==> flow/design.v <==
module gamma_mem (
    input logic [4:0] iter,
    output logic [15:0] gamma
);
    assign gamma =  (iter == 5'h0) ? 16'h8000 :
                    (iter == 5'h1) ? 16'h4b90 :
                    (iter == 5'h2) ? 16'h27ed :
                    (iter == 5'h3) ? 16'h1444 :
                    (iter == 5'h4) ? 16'h0a2c :
                    (iter == 5'h5) ? 16'h0517 :
                    (iter == 5'h6) ? 16'h028b :
                    (iter == 5'h7) ? 16'h0145 :
                    (iter == 5'h8) ? 16'h00a2 :
                    (iter == 5'h9) ? 16'h0051 :
                    (iter == 5'ha) ? 16'h0028 :
                    (iter == 5'hb) ? 16'h0014 :
                    (iter == 5'hc) ? 16'h000a :
                    (iter == 5'hd) ? 16'h0005 :
                    (iter == 5'he) ? 16'h0002 :
                    (iter == 5'hf) ? 16'h0001 : 
                                     16'h0000;
endmodule
module signed_lte (
    output logic out, 
    input logic [17:0] opA, 
    input logic [17:0] opB
    );
        assign out = opA[17] ? opB[17] ? opA <=  opB  
                                       : 1           
                             : opB[17] ? 0           
                                       : opA <= opB;  
endmodule
module cordic #(
    parameter D_WIDTH = 16,
    parameter Q_BITS  = 13
)(
    input  logic [15:0] theta,
    input  logic in_valid,
    output logic ready,
    output logic out_valid,
    output logic signed [15:0] sin,
    output logic signed [15:0] cos,
    input logic clk,
    input logic rstb
);
    localparam MAX_ITER = 16;
    reg [4:0] iter;
    reg [1:0] state;
    reg signed [17:0] theta_store;
    reg        [1 :0] domain;
    reg signed [17:0] theta_iter;
    reg signed [17:0] vec [1:0];
    wire [15:0] gamma_i;
    wire sigma;
    always @ (posedge clk or negedge rstb) begin
        if (!rstb) begin
            iter <= 0;
            state <= 0;
            vec[0] <= 18'hffff;
            vec[1] <= 18'h0;
            theta_store <= 18'h0;
            theta_iter  <= 18'h0;
            domain      <= 2'b00;
            ready <= 1;
            out_valid <= 0;
            sin <= 16'h0;
            cos <= 16'h0;
        end else begin
            case (state)
                0 : begin  
                        out_valid <= 0;
                        if (in_valid) begin
                            theta_store[15:0]   <=  (theta[15:14] == 2'b00) ? (theta << 2)             :
                                                    (theta[15:14] == 2'b01) ? (16'h7fff - theta) << 2  :
                                                    (theta[15:14] == 2'b10) ? (theta - 16'h7fff) << 2  :
                                                    (theta[15:14] == 2'b11) ? (16'hffff - theta) << 2  :
                                                    0;
                            domain              <= theta[15:14];
                            theta_store[17:16]  <= 0;
                            state               <= 1;
                            out_valid   <= 0;
                            ready       <= 0;
                            sin         <= 16'h0;
                            cos         <= 16'h0;
                        end
                    end
                1 : begin  
                    if (iter == MAX_ITER) begin
                        iter        <= 0;
                        theta_iter  <= 0;
                        cos     <=  (domain == 2'b00) || (domain == 2'b11)          ? 
                                    (vec[0] * 39797) >>> (17 + 15 - Q_BITS)         :
                                    ~((vec[0] * 39797) >>> (17 + 15 - Q_BITS)) + 1  ;
                        sin     <=  (domain == 2'b00) || (domain == 2'b01)          ? 
                                    (vec[1] * 39797) >>> (17 + 15 - Q_BITS)         :
                                    ~((vec[1] * 39797) >>> (17 + 15 - Q_BITS)) + 1  ;
                        vec[0]  <= 18'hffff;
                        vec[1]  <= 18'h0;
                        state       <= 0;
                        out_valid   <= 1;
                        ready       <= 1;
                    end else begin
                        iter        <=  iter + 1;
                        theta_iter  <=  (sigma)  ? 
                                            theta_iter + gamma_i    :
                                            theta_iter - gamma_i;
                        vec[0]      <=  (sigma)  ?
                                        vec[0] - ( (vec[1][17] ? ~(18'h3ffff >> iter) : 18'h0) | vec[1] >> iter)    :
                                        vec[0] + ( (vec[1][17] ? ~(18'h3ffff >> iter) : 18'h0) | vec[1] >> iter);
                        vec[1]      <=  (sigma)  ?
                                        vec[1] + ( (vec[0][17] ? ~(18'h3ffff >> iter) : 18'h0) | vec[0] >> iter)    :
                                        vec[1] - ( (vec[0][17] ? ~(18'h3ffff >> iter) : 18'h0) | vec[0] >> iter);
                    end
                end
                default : begin
                    iter <= 0;
                    state <= 0;
                    vec[0] <= 17'hffff;
                    vec[1] <= 17'h0;
                    theta_store <= 17'h0;
                    theta_iter  <= 17'h0;
                    ready <= 1;
                    out_valid <= 0;
                    sin <= 16'h0;
                    cos <= 16'h0;
                end
            endcase
        end
    end  
    gamma_mem gm0 (.iter(iter), .gamma(gamma_i));
    signed_lte slte0 (.out(sigma), .opA(theta_iter), .opB(theta_store));
endmodule
module mul #(
  parameter D_WIDTH = 19,
  parameter Q_BITS = 15
) (
  input logic clk,
  input logic signed [D_WIDTH-1:0] a, b,
  output logic signed [D_WIDTH-1:0] out
  );
logic signed [2*D_WIDTH-1:0] multiply;
assign multiply = a * b;
assign out = multiply >>> Q_BITS;
endmodule
module matmul_stage #(
  parameter D_WIDTH = 19,
  parameter Q_BITS = 15
) (
  input logic clk, rstb,
  input logic signed [D_WIDTH-1:0] a_in, b_in, c_in, d_in, e_in, f_in,
  input logic start,
  output logic signed [D_WIDTH-1:0] alpha, beta,
  output logic done
);
enum logic [2:0] {IDLE, MATH0, MATH1, MATH2, MATH3, MATH4, FINISH} state, next_state;
logic signed [D_WIDTH-1:0] a_pass, b_pass, out_pass;   
logic signed [D_WIDTH-1:0] a, a_c, b, b_c, c, c_c, d, d_c, e, e_c, f, f_c;   
logic signed [D_WIDTH-1:0] mult1, mult1_c, mult2, mult2_c;
logic signed [D_WIDTH-1:0] out1, out1_c, out2, out2_c;
mul #(
  .D_WIDTH(D_WIDTH),
  .Q_BITS(Q_BITS)
) mul_inst (
  .clk(clk),
  .a(a_pass),
  .b(b_pass),
  .out(out_pass)
);
always_ff @(posedge clk or negedge rstb) begin
  if (!rstb) begin
    a <= 0;
    b <= 0;
    c <= 0;
    d <= 0; 
    e <= 0;
    f <= 0;
    state <= IDLE;
    mult1 <= 0;
    mult2 <= 0;
    out1  <= 0;
    out2  <= 0;
  end else begin
    a <= a_c;
    b <= b_c;
    c <= c_c;
    d <= d_c;
    e <= e_c;
    f <= f_c;
    state <= next_state;
    mult1 <= mult1_c;
    mult2 <= mult2_c;
    out1  <= out1_c;
    out2  <= out2_c;
  end
end
always_comb begin
  a_c = a;
  b_c = b;
  c_c = c;
  d_c = d;
  e_c = e;
  f_c = f;
  next_state = state;
  mult1_c    = mult1;
  mult2_c    = mult2;
  out1_c     = out1;
  out2_c     = out2;
  a_pass = 0;
  b_pass = 0;
  alpha = 0;
  beta  = 0;
  done  = 0;
  case(state)
    IDLE: begin
      if(start) begin
        a_c = a_in;
        b_c = b_in;
        c_c = c_in;
        d_c = d_in;
        e_c = e_in;
        f_c = f_in;
        next_state = MATH0;
      end
    end
    MATH0: begin
      a_pass     = a;
      b_pass     = e;
      mult1_c    = out_pass;
      next_state = MATH1;
    end
    MATH1: begin
      a_pass     = b;
      b_pass     = f;
      mult2_c    = out_pass;
      next_state = MATH2;
    end
    MATH2: begin
      a_pass     = c;
      b_pass     = e;
      mult1_c    = out_pass;
      out1_c     = mult1 + mult2;
      next_state = MATH3;
    end
    MATH3: begin
      a_pass     = d;
      b_pass     = f;
      mult2_c    = out_pass;
      next_state = MATH4;
    end
    MATH4: begin
      out2_c     = mult1 + mult2;
      next_state = FINISH;
    end
    FINISH: begin
      alpha      = out1;
      beta       = out2;
      done       = 1;
      next_state = IDLE;
    end
  endcase;
end
endmodule
module matmul #(
  parameter D_WIDTH = 19,
  parameter Q_BITS = 15
) (
  input logic clk, rstb,
  input logic signed [D_WIDTH-1:0] a_in, b_in, sin_in, cos_in,
  input logic start,
  input logic [1:0] op_in,
  output logic signed [D_WIDTH-1:0] a_out, b_out,
  output logic done
);
localparam logic signed [D_WIDTH-1:0] one_div_sqrt_3 = 0.5773502692 * (2**Q_BITS);
localparam logic signed [D_WIDTH-1:0] two_div_sqrt_3 = 1.1547005384 * (2**Q_BITS);
localparam logic signed [D_WIDTH-1:0] neg_one_div_2 = -0.5 * (2**Q_BITS);
localparam logic signed [D_WIDTH-1:0] sqrt_3_div_2 = 0.8660254038 * (2**Q_BITS);
localparam logic signed [D_WIDTH-1:0] one_quantized = 1 * (2**Q_BITS);
logic signed [D_WIDTH-1:0] a_pass, b_pass, c_pass, d_pass, e_pass, f_pass;
logic signed [D_WIDTH-1:0] alpha_pass, beta_pass;
logic start_pass, done_pass;
logic signed [D_WIDTH-1:0] a, a_c, b, b_c, sin, sin_c, cos, cos_c;
logic [1:0] op, op_c;
enum logic [1:0] {IDLE, SET, WAIT} state, next_state;
matmul_stage #(
  .D_WIDTH(D_WIDTH),
  .Q_BITS(Q_BITS)
) matmul_stage_inst(
  .clk(clk),
  .rstb(rstb),
  .a_in(a_pass),
  .b_in(b_pass),
  .c_in(c_pass),
  .d_in(d_pass),
  .e_in(e_pass),
  .f_in(f_pass),
  .start(start_pass),
  .alpha(alpha_pass),
  .beta(beta_pass),
  .done(done_pass)
);
always_ff @(posedge clk or negedge rstb) begin
  if (!rstb) begin
    a     <= 0;
    b     <= 0;
    sin   <= 0;
    cos   <= 0;
    op    <= 0;
    state <= IDLE;
  end else begin
    a     <= a_c;
    b     <= b_c;
    sin   <= sin_c;
    cos   <= cos_c;
    op    <= op_c;
    state <= next_state;
  end
end
always_comb begin
  a_c   = a;
  b_c   = b;
  sin_c = sin;
  cos_c = cos;
  op_c  = op;
  next_state = state;
  start_pass = 0;
  a_pass = 0;
  b_pass = 0;
  c_pass = 0;
  d_pass = 0;
  e_pass = 0;
  f_pass = 0;
  done = 0;
  a_out = 0;
  b_out = 0;
  case(state)
    IDLE: begin
      if (start) begin
        a_c = a_in;
        b_c = b_in;
        sin_c = sin_in;
        cos_c = cos_in;
        op_c = op_in;
        next_state = SET;
      end
    end
    SET: begin
      start_pass = 1;
      next_state = WAIT;
      if(op[1]) begin  
        a_pass = cos;
        d_pass = cos;
        e_pass = a;
        f_pass = b;
        if(op[0]) begin  
          b_pass = -sin;
          c_pass = sin; 
        end else begin   
          b_pass = sin;
          c_pass = -sin;
        end
      end else begin   
        a_pass = one_quantized;
        b_pass = 0;
        e_pass = a;
        f_pass = b;
        if(op[0]) begin  
          c_pass = neg_one_div_2;
          d_pass = sqrt_3_div_2;
        end else begin  
          c_pass = one_div_sqrt_3;
          d_pass = two_div_sqrt_3;
        end
      end
    end
    WAIT: begin
      if (done_pass) begin
        a_out = alpha_pass;
        b_out = beta_pass;
        done  = 1;
        next_state = IDLE;
      end
    end
  endcase
end
endmodule
module mult #(
    parameter D_WIDTH = 16,
    parameter Q_BITS  = 13
) (
    input signed [D_WIDTH-1:0] a,
    input signed [D_WIDTH-1:0] b,
    output signed [D_WIDTH-1:0] out
);
    wire signed [2*D_WIDTH-1:0] out_full;
    assign out_full = a * b;
    assign out = out_full[D_WIDTH+Q_BITS-1 : Q_BITS];
endmodule
module pid #(
    parameter D_WIDTH = 16,
    parameter Q_BITS = 13
) (
    input logic                         clk,
    input logic                         rstb,
    input logic                         clear,
    input logic                         iterate_enable,
    input logic signed  [D_WIDTH-1:0]   kp,
    input logic signed  [D_WIDTH-1:0]   ki,
    input logic signed  [D_WIDTH-1:0]   target,
    input logic signed  [D_WIDTH-1:0]   measurement,
    output logic signed [D_WIDTH-1:0]   out,   
    output logic                        out_valid
);
    reg signed  [D_WIDTH-1:0]   mult_a, mult_b;
    wire signed [D_WIDTH-1:0]   mult_out;
    reg         [3:0]           state;
    reg signed  [D_WIDTH-1:0]   curr_error, prev_error;
    reg signed  [D_WIDTH-1:0]   curr_int,   prev_int;    
    always @ (posedge clk or negedge rstb) begin
        if (!rstb) begin
            state       <= 0;
            out         <= 0;
            out_valid   <= 0;
            curr_error  <= 0;
            curr_int    <= 0;
            prev_error  <= 0;
            prev_int    <= 0;
            mult_a      <= 0;
            mult_b      <= 0;
        end else if (clear) begin
            state       <= 0;
            out         <= 0;
            out_valid   <= 0;
            curr_error  <= 0;
            curr_int    <= 0;
            prev_error  <= 0;
            prev_int    <= 0;
            mult_a      <= 0;
            mult_b      <= 0;
        end else begin
            case (state)
                0 : begin  
                    out_valid <= 0;
                    if (iterate_enable) 
                        state <= 1;
                end
                1 : begin  
                    curr_error  <= target - measurement;  
                    mult_a      <= kp;
                    mult_b      <= target - measurement;
                    state <= 2;
                end
                2 : begin  
                    out         <= mult_out;  
                    curr_int    <= curr_error + prev_error;  
                    prev_error  <= curr_error;  
                    mult_a      <= ki;
                    mult_b      <= curr_error + prev_error;
                    state       <= 3;
                end
                3 : begin  
                    curr_int <= mult_out;  
                    state   <= 4;
                end
                4 : begin  
                    curr_int <= curr_int + prev_int;  
                    state   <= 5;
                end
                5 : begin  
                    prev_int    <= curr_int;  
                    out         <= out + curr_int;  
                    out_valid   <= 1;
                    state       <= 0;
                end
                default : begin  
                    state       <= 0;
                    out         <= 0;
                    out_valid   <= 0;
                    curr_error  <= 0;
                    curr_int    <= 0;
                    prev_error  <= 0;
                    prev_int    <= 0;
                    mult_a      <= 0;
                    mult_b      <= 0;
                end                
            endcase
        end
    end
    mult #(
        .D_WIDTH    (D_WIDTH),
        .Q_BITS     (Q_BITS)
    ) mult0 (
        .a      (mult_a),
        .b      (mult_b),
        .out    (mult_out)
    );
endmodule
module v_to_t #(
    parameter D_WIDTH = 16,
    parameter Q_BITS = 13
)(
    input logic [D_WIDTH - 1 : 0] v,
    input logic [D_WIDTH - 1 : 0] top,
    output logic [D_WIDTH - 1 : 0] t
);
    wire [    D_WIDTH - 1 : 0] diff;
    wire [2 * D_WIDTH - 1 : 0] t_long;
    assign diff = ({1'b0, {(D_WIDTH - 1){1'b1}}} - v);
    assign t_long = top * diff;
    assign t = t_long[2 * D_WIDTH - 1 : D_WIDTH];
endmodule
module svm #(
    parameter D_WIDTH = 16,
    parameter Q_BITS = 13
)(
    output logic pwmA, 
    output logic pwmB, 
    output logic pwmC, 
    output logic halt,
    input  logic [D_WIDTH - 1 : 0] vA, 
    input  logic [D_WIDTH - 1 : 0] vB, 
    input  logic [D_WIDTH - 1 : 0] vC, 
    input  logic [D_WIDTH - 1 : 0] periodTop,
    input  logic in_valid,
    output logic out_valid,
    input  logic clk, 
    input  logic rstb
);
    reg [2:0] state;
    reg [D_WIDTH - 1 : 0] counter;
    reg [D_WIDTH - 1 : 0] delta;
    reg rising, calc_ready;
    reg [D_WIDTH - 1 : 0] vA_store, vB_store, vC_store;
    reg [D_WIDTH - 1 : 0] tA, tB, tC;
    wire [D_WIDTH - 1 : 0] v_pass, t_pass;
    wire pwmA_c, pwmB_c, pwmC_c;
    assign v_pass = (state == 1) ? vA :
                    (state == 2) ? vB :
                    (state == 3) ? vC :
                    0;
    assign pwmA_c = calc_ready & (counter >= tA);
    assign pwmB_c = calc_ready & (counter >= tB);
    assign pwmC_c = calc_ready & (counter >= tC);
    assign halt = counter == 0;
    always @ (posedge clk or negedge rstb) begin
        if (!rstb) begin
            counter   <= 0;
            delta     <= 1;
            rising    <= 1;
            out_valid <= 0;
            state     <= 0;
            tA      <= 0;
            tB      <= 0;
            tC      <= 0;
            vA_store <= 0;
            vB_store <= 0;
            vC_store <= 0;
            pwmA    <= 0;
            pwmB    <= 0;
            pwmC    <= 0;
            calc_ready <= 0;
        end else begin
            case (state)
                0 : begin
                    out_valid <= 0;
                    if (in_valid) begin
                        state <= 1;
                        delta <= 1;
                        vA_store <= vA;
                        vB_store <= vB;
                        vC_store <= vC;
                    end
                end
                1 : begin
                    tA <= t_pass;
                    state <= 2;
                end
                2 : begin
                    tB <= t_pass;
                    state <= 3;
                end
                3 : begin
                    tC <= t_pass;
                    state <= 4;
                    calc_ready <= 1;
                end
                4 : begin
                    if (!rising & counter == 1) begin
                        counter     <= 0;
                        state       <= 0;
                        out_valid   <= 1;
                        calc_ready  <= 0;
                        pwmA    <= 0;
                        pwmB    <= 0;
                        pwmC    <= 0;
                    end
                    pwmA    <= pwmA_c;
                    pwmB    <= pwmB_c;
                    pwmC    <= pwmC_c;
                    counter <= counter + delta;
                    delta <=    rising ?    (counter == periodTop - 1)  ? ~delta + 1 : delta     
                                :
                                            (counter == 1)              ? ~delta + 1 : delta;    
                    rising <=   rising ?    (counter == periodTop - 1)  ? ~rising : rising     
                                :
                                            (counter == 1)              ? ~rising : rising;    
                end
                default : begin
                    counter   <= 0;
                    delta     <= 1;
                    rising    <= 1;
                    out_valid <= 0;
                    state     <= 0;
                    tA      <= 0;
                    tB      <= 0;
                    tC      <= 0;
                    vA_store <= 0;
                    vB_store <= 0;
                    vC_store <= 0;
                    pwmA    <= 0;
                    pwmB    <= 0;
                    pwmC    <= 0;
                    calc_ready <= 0;
                end
            endcase
        end
    end
    v_to_t #(
        .D_WIDTH (D_WIDTH)
    ) v2t0 (
        .v   (v_pass),
        .top (periodTop),
        .t   (t_pass)
    );
endmodule
module top #(
    parameter D_WIDTH = 16,
    parameter Q_BITS  = 13
)(
  input logic [D_WIDTH - 1 : 0] angle_in,
  input logic signed [D_WIDTH - 1 : 0] currA_in,
  input logic signed [D_WIDTH - 1 : 0] currB_in,
  input logic signed [D_WIDTH - 1 : 0] currC_in,
  input logic signed [D_WIDTH - 1 : 0] currT_in,
  input logic        [D_WIDTH - 1 : 0] periodTop,
  output logic pwmA_out,
  output logic pwmB_out,
  output logic pwmC_out,
  input logic signed [D_WIDTH - 1 : 0]  kpd, kpq,
  input logic signed [D_WIDTH - 1 : 0]  kid, kiq,
  input logic clear_pid,
  input  logic clk,
  input  logic rstb,
  input  logic valid,
  output logic ready
);
  reg [         15 : 0] angle_r;
  reg [D_WIDTH - 1 : 0] currA_r;
  reg [D_WIDTH - 1 : 0] currB_r;
  reg [D_WIDTH - 1 : 0] currC_r;
  reg [D_WIDTH - 1 : 0] currT_r;
  reg [         15 : 0] periodTop_r;
  reg [4:0]             state;
  reg  [D_WIDTH - 1 : 0] a_in_matmul;
  reg  [D_WIDTH - 1 : 0] b_in_matmul;
  reg  [1:0]             op_in_matmul;
  wire [D_WIDTH - 1 : 0] a_out_matmul;
  wire [D_WIDTH - 1 : 0] b_out_matmul;
  reg [D_WIDTH - 1 : 0] c_out_calc;
  reg [D_WIDTH - 1 : 0] park_d_r, park_q_r;
  reg [D_WIDTH - 1 : 0] va_r, vb_r;
  wire    cordic_out_valid;
  wire    matmul_out_valid;
  wire    pid_d_out_valid;
  wire    pid_q_out_valid;
  wire    svm_out_valid;
  reg     cordic_done;
  reg     clarke_done;
  reg     pid_d_done;
  reg     pid_q_done;
  wire    [         15 : 0] sin, cos;
  wire    [D_WIDTH - 1 : 0] pid_d_out, pid_q_out;
  reg     start_cordic;
  reg     start_matmul;
  reg     start_PID;
  reg     start_svm;
  always @(posedge clk or negedge rstb) begin
    if (!rstb) begin
      angle_r       <= 0;
      currA_r       <= 0;
      currB_r       <= 0;
      currC_r       <= 0;
      currT_r       <= 0;
      periodTop_r   <= 0;
      state         <= 0;
      ready         <= 1;
      start_cordic  <= 0;
      start_matmul  <= 0;
      start_PID     <= 0;
      start_svm     <= 0;
      clarke_done   <= 0;
      cordic_done   <= 0;
      pid_d_done    <= 0;
      pid_q_done    <= 0;
      a_in_matmul   <= 0;
      b_in_matmul   <= 0;
      op_in_matmul  <= 0;
      c_out_calc    <= 0;
      park_d_r      <= 0;
      park_q_r      <= 0;
      va_r          <= 0;
      vb_r          <= 0;
    end else begin
      case (state)
        0 : begin  
          if (valid) begin
            angle_r     <= angle_in;
            currA_r     <= currA_in;
            currB_r     <= currB_in;
            currC_r     <= currC_in;
            currT_r     <= currT_in;
            periodTop_r <= periodTop[15:0];
            state <= 1;
            ready <= 0;
            op_in_matmul  <= 0;
            a_in_matmul   <= currA_in;
            b_in_matmul   <= currB_in;
            start_cordic  <= 1;
            start_matmul  <= 1;
          end
        end
        1 : begin  
          start_cordic  <= 0;
          start_matmul  <= 0;
          if  ((clarke_done      && cordic_out_valid) || 
               (cordic_done      && matmul_out_valid) || 
               (matmul_out_valid && cordic_out_valid)) begin
            clarke_done <= 0;
            cordic_done <= 0;
            op_in_matmul  <= 2;
            a_in_matmul   <= a_out_matmul;
            b_in_matmul   <= b_out_matmul;
            start_matmul <= 1;
            state <= 2;
          end else begin
            clarke_done <= matmul_out_valid ? 1 : clarke_done;
            cordic_done <= cordic_out_valid ? 1 : cordic_done;
          end
        end
        2 : begin  
          start_matmul <= 0;
          if (matmul_out_valid) begin
            park_d_r  <= a_out_matmul;
            park_q_r  <= b_out_matmul;
            start_PID <= 1;
            state <= 3;
          end
        end
        3 : begin  
          start_PID <= 0;
          if (pid_d_out_valid) begin
            op_in_matmul  <= 3;
            a_in_matmul   <= pid_d_out;
            b_in_matmul   <= pid_q_out;
            start_matmul <= 1;
            state <= 4;
          end
        end
        4 : begin  
          start_matmul  <= 0;
          if (matmul_out_valid) begin
            op_in_matmul  <= 1;
            a_in_matmul   <= a_out_matmul;
            b_in_matmul   <= b_out_matmul;
            start_matmul <= 1;
            state <= 5;
          end
        end
        5 : begin  
          start_matmul  <= 0;
          if (matmul_out_valid) begin
            c_out_calc <= - a_out_matmul - b_out_matmul;
            va_r       <= a_out_matmul;
            vb_r       <= b_out_matmul;
            start_svm <= 1;
            state <= 6;
          end
        end
        6 : begin  
          start_svm <= 0;
          if (svm_out_valid) begin
            state <= 0;
            ready <= 1;
          end
        end
        default : begin  
          angle_r       <= 0;
          currA_r       <= 0;
          currB_r       <= 0;
          currC_r       <= 0;
          currT_r       <= 0;
          periodTop_r   <= 0;
          state         <= 0;
          ready         <= 1;
          start_cordic  <= 0;
          start_matmul  <= 0;
          start_PID     <= 0;
          start_svm     <= 0;
          clarke_done   <= 0;
          cordic_done   <= 0;
          a_in_matmul   <= 0;
          b_in_matmul   <= 0;
          op_in_matmul  <= 0;
          c_out_calc    <= 0;
        end
      endcase
    end
  end
    matmul #(
    .D_WIDTH  (D_WIDTH),
    .Q_BITS   (Q_BITS)
  ) matmul0 (
    .clk     (clk),
    .rstb    (rstb),
    .a_in    (a_in_matmul),
    .b_in    (b_in_matmul),
    .sin_in  (sin),
    .cos_in  (cos),
    .start   (start_matmul),
    .op_in   (op_in_matmul),
    .a_out   (a_out_matmul),
    .b_out   (b_out_matmul),
    .done    (matmul_out_valid)
  );
  svm #(
    .D_WIDTH    (D_WIDTH),
    .Q_BITS     (Q_BITS)
  ) svm0 (
    .pwmA       (pwmA_out), 
    .pwmB       (pwmB_out), 
    .pwmC       (pwmC_out), 
    .halt       (),
    .vA         (va_r), 
    .vB         (vb_r), 
    .vC         (c_out_calc), 
    .periodTop  (periodTop_r),
    .in_valid   (start_svm),
    .out_valid  (svm_out_valid),
    .clk        (clk), 
    .rstb       (rstb)
  );
  cordic #(
    .D_WIDTH  (D_WIDTH),
    .Q_BITS   (Q_BITS)
  ) cordic0 (
    .theta      (angle_r),
    .in_valid   (start_cordic),
    .ready      (),
    .out_valid  (cordic_out_valid),
    .sin        (sin),
    .cos        (cos),
    .clk        (clk),
    .rstb       (rstb)
  );
  pid #(
    .D_WIDTH    (D_WIDTH),
    .Q_BITS     (Q_BITS)
  ) pid_d (
    .clk            (clk),
    .rstb           (rstb),
    .clear          (clear_pid),
    .iterate_enable (start_PID),
    .kp             (kpd),
    .ki             (kid),
    .target         (16'b0),
    .measurement    (park_d_r),
    .out            (pid_d_out),
    .out_valid      (pid_d_out_valid)        
  );
  pid #(
    .D_WIDTH    (D_WIDTH),
    .Q_BITS     (Q_BITS)
  ) pid_q (
    .clk            (clk),
    .rstb           (rstb),
    .clear          (clear_pid),
    .iterate_enable (start_PID),
    .kp             (kpq),
    .ki             (kiq),
    .target         (currT_r),
    .measurement    (park_q_r),
    .out            (pid_q_out),
    .out_valid      (pid_q_out_valid)        
  );
endmodule
# Reports on top
# Tool output for the design above, in the order of the flow.
# Lines are those of the file above, counted from 1.
# Not given: n/a
[inputs]
top_module = "top"
clock_port = "clk"
lib = "sky130hd"
pvt_corner = "tt_025C_1v80"

# Word level
# Yosys after proc, flatten, opt, wreduce and memory -nomap, before mapping. Print and check cells are not counted.
[bits]
wordCells = 490
ff_bits = 841
output_inout_bits = 4
[op_classes]
equal = 85
reduce_and_logical = 73
n_shift = 3
n_logic = 23
n_mul = 6
n_addsub = 28
mux = 193
compare = 4
[op_table]
columns = ["op", "n"]
rows = [
  ["16-bit by 16-bit multiplier with 29-bit output", 3],
  ["18-bit by 17-bit multiplier with 32-bit output (second input constant)", 2],
  ["16-bit two-way mux", 63],
  ["16-bit case mux with 2-bit select", 18],
  ["16-bit by 16-bit multiplier with 32-bit output", 1],
  ["16-bit case mux with 3-bit select", 7],
  ["16-bit case mux with 4-bit select", 3],
  ["16-bit case mux with 5-bit select", 2],
  ["18-bit two-way mux", 8],
  ["16-bit adder", 8],
  ["18-bit case mux with 2-bit select", 3],
  ["5-bit OR reduction", 10],
  ["16-bit >= comparator", 3],
  ["5-bit two-way mux", 9],
  ["2-bit by 1-bit != test with 1-bit output (second input constant)", 21],
  ["5-bit by 4-bit equality test with 1-bit output (second input constant)", 8],
  ["4-bit case mux with 5-bit select", 2],
  ["18-bit adder", 2],
  ["18-bit subtractor", 2],
  ["18-bit OR", 2],
  ["18-bit by 5-bit right shift with 18-bit output", 2],
  ["2-bit AND reduction", 18],
  ["4-bit OR reduction", 9],
  ["5-bit by 3-bit equality test with 1-bit output (second input constant)", 7],
  ["5-bit case mux with 7-bit select", 1],
  ["13-bit inverter with 16-bit output", 2],
  ["16-bit subtractor", 2],
  ["16-bit by 2-bit adder with 16-bit output (second input constant)", 2],
]
# Other operator kinds: 72; their cells: 195.

# Logic depth
# Yosys ltp: most cells in a row. Word level: on the elaborated netlist, between registers, memories and ports. Mapped: between sequential cells and ports; inverters and the memories' decode and read muxes count.
[logic_depth]
ltp_word = 21
abc_area = 0
depth_mapped = 32
mapped_depth_nobuf = 29

# Synthesis result
# Source: synth_stat.txt of the flow (Yosys; design flattened, memories mapped). It holds for the ABC_AREA given above (unset counts as 0); a run with the other value may have another netlist.
# Totals and module areas in this step are rounded.
[synth_totals]
seqArea_um2 = 21200
ff_cells = 846
mapped_cells = 10289
synth_area_um2 = 94600
[types]
columns = ["cell_type", "n", "type_area_um2"]
rows = [
  ["sky130_fd_sc_hd__fa_1", 1188, 2.38E+04],
  ["sky130_fd_sc_hd__dfrtp_1", 820, 2.05E+04],
  ["sky130_fd_sc_hd__ha_1", 893, 1.12E+04],
  ["sky130_fd_sc_hd__inv_1", 1722, 6.46E+03],
  ["sky130_fd_sc_hd__nand2_1", 1564, 5870.63],
  ["sky130_fd_sc_hd__o21ai_0", 528, 2.64E+03],
  ["sky130_fd_sc_hd__xnor2_1", 295, 2.58E+03],
  ["sky130_fd_sc_hd__and2_1", 327, 2.05E+03],
  ["sky130_fd_sc_hd__mux2_2", 156, 1.76E+03],
  ["sky130_fd_sc_hd__nor2_1", 429, 1.61E+03],
  ["sky130_fd_sc_hd__clkbuf_1", 388, 1.46E+03],
  ["sky130_fd_sc_hd__a21oi_1", 283, 1.42E+03],
  ["sky130_fd_sc_hd__xor2_1", 135, 1.18E+03],
  ["sky130_fd_sc_hd__a21o_1", 118, 885.85],
  ["sky130_fd_sc_hd__a22o_1", 98, 858.323],
  ["sky130_fd_sc_hd__a22oi_1", 94, 705.677],
  ["sky130_fd_sc_hd__dfstp_2", 26, 683.155],
  ["sky130_fd_sc_hd__nand3_1", 127, 635.61],
]
# Other cell types: 72; their cells: 1098.
# By module: a second synthesis without flattening, with its own total; a netlist apart from the flattened one above.
[hier_totals]
cells_unflattened = 11047
area_unflattened_um2 = 101000
# Each row is one instance without its submodules.
[by_module]
columns = ["module", "area_um2", "cells", "instances"]
rows = [
  ["cordic", 23000, 2546, 1],
  ["mult", 8940, 984, 2],
  ["pid", 7780, 907, 2],
  ["mul", 8840, 981, 1],
  ["v_to_t #(D_WIDTH=16)", 8730, 973, 1],
  ["top", 7840, 813, 1],
  ["matmul_stage", 7740, 667, 1],
  ["svm", 6550, 746, 1],
  ["matmul", 4120, 425, 1],
  ["signed_lte", 479, 68, 1],
  ["gamma_mem", 322, 46, 1],
]

# Timing after synthesis
# OpenSTA on the mapped netlist: ideal clock, no wires. The path of least setup slack (recovery checks aside). Input and output delay are each 20% of the period. Register names are those of the netlist, which keeps one name where synthesis merged equal registers.
[synth_path]
path_type = "register to register"
from = "register svm0.state"
to = "register svm0.tC[14]"
path_stages = 31
n_path_buf = 4
t_required_ns = 9.866
period_ns = 10.0
setup_ns = 0.134
slack_ns = 2.606
path_delay_ns = 7.394
arrival_ns = 7.260
synth_period_reached_ns = 7.394
# "path_delay_ns" is the arrival time less input delay plus setup time.
# "path_stages" counts driving pins, that of a launching flip-flop among them; a cell with two outputs on the path counts twice.
# "synth_period_reached_ns" = period - worst setup slack (recovery checks aside). The figure is calculated, with input and output delays left at 20% of the set period.
# Where an end lacks its bit number, it is one bit of the signal, or one of the new flip-flops if synthesis recoded a state register.
# The rows between start and end are the longest chain of elaborated cells between them; the timing report does not say that the signal goes this way. Where chains are equally long, one stands for them.
# A line is the first line of the expression or statement that the cell stems from. Yosys adds cells for indexed reads and writes and turns some case tables into memories.
# At most two assigning lines are given for a register; there are more.
[synth_via]
path_cell_list = "sky130_fd_sc_hd__dfrtp_1 sky130_fd_sc_hd__clkbuf_1 sky130_fd_sc_hd__nor2b_1 sky130_fd_sc_hd__clkbuf_1 sky130_fd_sc_hd__clkbuf_1 sky130_fd_sc_hd__a221o_1 sky130_fd_sc_hd__o21ai_1 sky130_fd_sc_hd__clkbuf_1 sky130_fd_sc_hd__nand2_1 sky130_fd_sc_hd__fa_1 sky130_fd_sc_hd__inv_1 sky130_fd_sc_hd__fa_1 sky130_fd_sc_hd__inv_1 sky130_fd_sc_hd__fa_1 sky130_fd_sc_hd__inv_1 sky130_fd_sc_hd__fa_1 sky130_fd_sc_hd__inv_1 sky130_fd_sc_hd__fa_1 sky130_fd_sc_hd__fa_1 sky130_fd_sc_hd__inv_1 sky130_fd_sc_hd__ha_1 sky130_fd_sc_hd__a21oi_1 sky130_fd_sc_hd__o22ai_1 sky130_fd_sc_hd__a311oi_1 sky130_fd_sc_hd__a21oi_1 sky130_fd_sc_hd__o311ai_1 sky130_fd_sc_hd__a21oi_1 sky130_fd_sc_hd__or3_1 sky130_fd_sc_hd__a21oi_1 sky130_fd_sc_hd__xor2_1 sky130_fd_sc_hd__o22ai_1"
elab_chain_cells = 7
cone_cells = 12
classes_between = "add/sub (1); mul (1); eq/ne (4); mux (4); reduce/logical (2)"
[synth_rtl]
columns = ["element", "line_no", "rtl"]
rows = [
  ["start: declaration", 529, "reg [2:0] state;"],
  ["start: assignment", 551, "state     <= 0;"],
  ["start: assignment", 567, "state <= 1;"],
  ["3-bit by 2-bit equality test with 1-bit output", 539, "(state == 3) ? vC :"],
  ["16-bit two-way mux", 539, ""],
  ["16-bit two-way mux", 538, "(state == 2) ? vB :"],
  ["16-bit two-way mux", 537, "assign v_pass = (state == 1) ? vA :"],
  ["15-bit by 16-bit subtractor with 16-bit output", 508, "assign diff = ({1'b0, {(D_WIDTH - 1){1'b1}}} - v);"],
  ["16-bit by 16-bit multiplier with 32-bit output", 509, "assign t_long = top * diff;"],
  ["16-bit case mux with 2-bit select", 563, "case (state)"],
  ["end: assignment", 554, "tC      <= 0;"],
  ["end: assignment", 583, "tC <= t_pass;"],
  ["end: declaration", 534, "reg [D_WIDTH - 1 : 0] tA, tB, tC;"],
]

# Worst path after layout
# From the final timing report of stored run 1: the path of least setup slack in the routed layout; clock arrival at registers is part of the times.
[layout_path]
path_type = "register to register"
from = "register svm0.state"
to = "register svm0.tB[8]"
arrival_ns = 7.76
path_stages = 31
t_required_ns = 6.67
period_ns = 6.02
n_path_buf = 4
setup_ns = 0.16
slack_ns = -1.09
# Where an end lacks its bit number, it is one bit of the signal, or one of the new flip-flops if synthesis recoded a state register.
# The rows between start and end are the longest chain of elaborated cells between them; the timing report does not say that the signal goes this way. Where chains are equally long, one stands for them.
# At most two assigning lines are given for a register; there are more.
[layout_via]
path_cell_list = "sky130_fd_sc_hd__dfrtp_1 sky130_fd_sc_hd__nor2b_4 sky130_fd_sc_hd__buf_12 sky130_fd_sc_hd__a221o_1 sky130_fd_sc_hd__o21ai_4 sky130_fd_sc_hd__buf_4 sky130_fd_sc_hd__nand2_1 sky130_fd_sc_hd__fa_1 sky130_fd_sc_hd__inv_1 sky130_fd_sc_hd__fa_1 sky130_fd_sc_hd__inv_1 sky130_fd_sc_hd__fa_1 sky130_fd_sc_hd__inv_1 sky130_fd_sc_hd__fa_1 sky130_fd_sc_hd__inv_1 sky130_fd_sc_hd__fa_1 sky130_fd_sc_hd__inv_1 sky130_fd_sc_hd__fa_1 sky130_fd_sc_hd__ha_4 sky130_fd_sc_hd__nand3_4 sky130_fd_sc_hd__nor2_2 sky130_fd_sc_hd__a311oi_2 sky130_fd_sc_hd__a21oi_4 sky130_fd_sc_hd__buf_6 sky130_fd_sc_hd__buf_6 sky130_fd_sc_hd__o31a_1 sky130_fd_sc_hd__o21ai_4 sky130_fd_sc_hd__a21oi_4 sky130_fd_sc_hd__and4b_1 sky130_fd_sc_hd__nor3_4 sky130_fd_sc_hd__o22ai_2"
elab_chain_cells = 7
cone_cells = 12
classes_between = "add/sub (1); mul (1); eq/ne (4); mux (4); reduce/logical (2)"
[layout_rtl]
columns = ["element", "line_no", "rtl"]
rows = [
  ["start: declaration", 529, "reg [2:0] state;"],
  ["start: assignment", 551, "state     <= 0;"],
  ["start: assignment", 567, "state <= 1;"],
  ["3-bit by 2-bit equality test with 1-bit output", 539, "(state == 3) ? vC :"],
  ["16-bit two-way mux", 539, ""],
  ["16-bit two-way mux", 538, "(state == 2) ? vB :"],
  ["16-bit two-way mux", 537, "assign v_pass = (state == 1) ? vA :"],
  ["15-bit by 16-bit subtractor with 16-bit output", 508, "assign diff = ({1'b0, {(D_WIDTH - 1){1'b1}}} - v);"],
  ["16-bit by 16-bit multiplier with 32-bit output", 509, "assign t_long = top * diff;"],
  ["16-bit case mux with 2-bit select", 563, "case (state)"],
  ["end: assignment", 553, "tB      <= 0;"],
  ["end: assignment", 579, "tB <= t_pass;"],
  ["end: declaration", 534, "reg [D_WIDTH - 1 : 0] tA, tB, tC;"],
]

# Stored flow runs of top (4 of them; Yosys, OpenROAD, sky130hd). They differ in their settings and are not a sequence. Constraints: input delay and output delay 20% of the set period each, output load 0.01 pF.
# "worst_setup_path_time_ns" means the part of the period allowed to the worst setup path (the constraints hold back 20% at inputs and 20% at outputs) less its slack; where the path has registers, the arrival times of their clocks count too.
# Results are given in rounded form.

[[run]]
name = "stored run 1"
[run.settings]
CELL_PAD_IN_SITES_DETAIL_PLACEMENT = 1
CORE_UTILIZATION = 35
CTS_CLUSTER_DIAMETER = 158
GPL_TIMING_DRIVEN = 1
MIN_ROUTING_LAYER = "met2"
PLACE_DENSITY = 0.4
SETUP_SLACK_MARGIN = 1.04
TNS_END_PERCENT = 10
period_ns = 6.02
CAP_MARGIN = 20
CORE_MARGIN = 2
SLEW_MARGIN = 20
[run.results]
synthArea_um2 = 94600
total_die_area_um2 = 274000
stdcell_area_um2 = 114000
fin_util_pct = 42.5
worstSetupSlack_ns = -1.09
total_negative_slack_ns = -83.7
timing.hold.ws_ns = 0.461
worst_setup_path_time_ns = 7.11
worstPathKind = "register to register"

[[run]]
name = "stored run 2"
[run.settings]
CELL_PAD_IN_SITES_DETAIL_PLACEMENT = 1
CELL_PAD_IN_SITES_GLOBAL_PLACEMENT = 1
CORE_ASPECT_RATIO = 1.83
CORE_UTILIZATION = 38
CTS_CLUSTER_DIAMETER = 56
GPL_ROUTABILITY_DRIVEN = 1
GPL_TIMING_DRIVEN = 1
MAX_ROUTING_LAYER = "met4"
PLACE_DENSITY = 0.6
SETUP_SLACK_MARGIN = 0.8
SLEW_MARGIN = 0
TNS_END_PERCENT = 85
period_ns = 6.52
CAP_MARGIN = 20
CORE_MARGIN = 2
[run.results]
synthArea_um2 = 94600
total_die_area_um2 = 253000
stdcell_area_um2 = 115000
fin_util_pct = 46.4
worstSetupSlack_ns = -0.631
total_negative_slack_ns = -26.7
timing.hold.ws_ns = 0.447
worst_setup_path_time_ns = 7.15
worstPathKind = "register to register"

[[run]]
name = "stored run 3"
[run.settings]
CELL_PAD_IN_SITES_DETAIL_PLACEMENT = 1
CORE_ASPECT_RATIO = 1.83
CORE_UTILIZATION = 40
CTS_CLUSTER_DIAMETER = 56
GPL_ROUTABILITY_DRIVEN = 1
GPL_TIMING_DRIVEN = 1
MAX_ROUTING_LAYER = "met4"
PLACE_DENSITY = 0.6
SETUP_SLACK_MARGIN = 0.8
SLEW_MARGIN = 0
TNS_END_PERCENT = 85
period_ns = 6.52
CAP_MARGIN = 20
CORE_MARGIN = 2
[run.results]
synthArea_um2 = 94600
total_die_area_um2 = 241000
stdcell_area_um2 = 114000
fin_util_pct = 48.3
worstSetupSlack_ns = -0.675
total_negative_slack_ns = -30.1
timing.hold.ws_ns = 0.464
worst_setup_path_time_ns = 7.19
worstPathKind = "register to register"

[[run]]
name = "stored run 4"
[run.settings]
CELL_PAD_IN_SITES_DETAIL_PLACEMENT = 1
CELL_PAD_IN_SITES_GLOBAL_PLACEMENT = 1
CORE_ASPECT_RATIO = 1.83
CORE_UTILIZATION = 38
CTS_CLUSTER_DIAMETER = 56
GPL_ROUTABILITY_DRIVEN = 1
GPL_TIMING_DRIVEN = 1
MAX_ROUTING_LAYER = "met4"
PLACE_DENSITY = 0.6
SETUP_SLACK_MARGIN = 0.8
SLEW_MARGIN = 0
TNS_END_PERCENT = 85
period_ns = 9.15
CAP_MARGIN = 20
CORE_MARGIN = 2
[run.results]
synthArea_um2 = 94600
total_die_area_um2 = 253000
stdcell_area_um2 = 104000
fin_util_pct = 41.9
worstSetupSlack_ns = 1.14
total_negative_slack_ns = 0.000
timing.hold.ws_ns = 0.447
worst_setup_path_time_ns = 8.01
worstPathKind = "register to register"
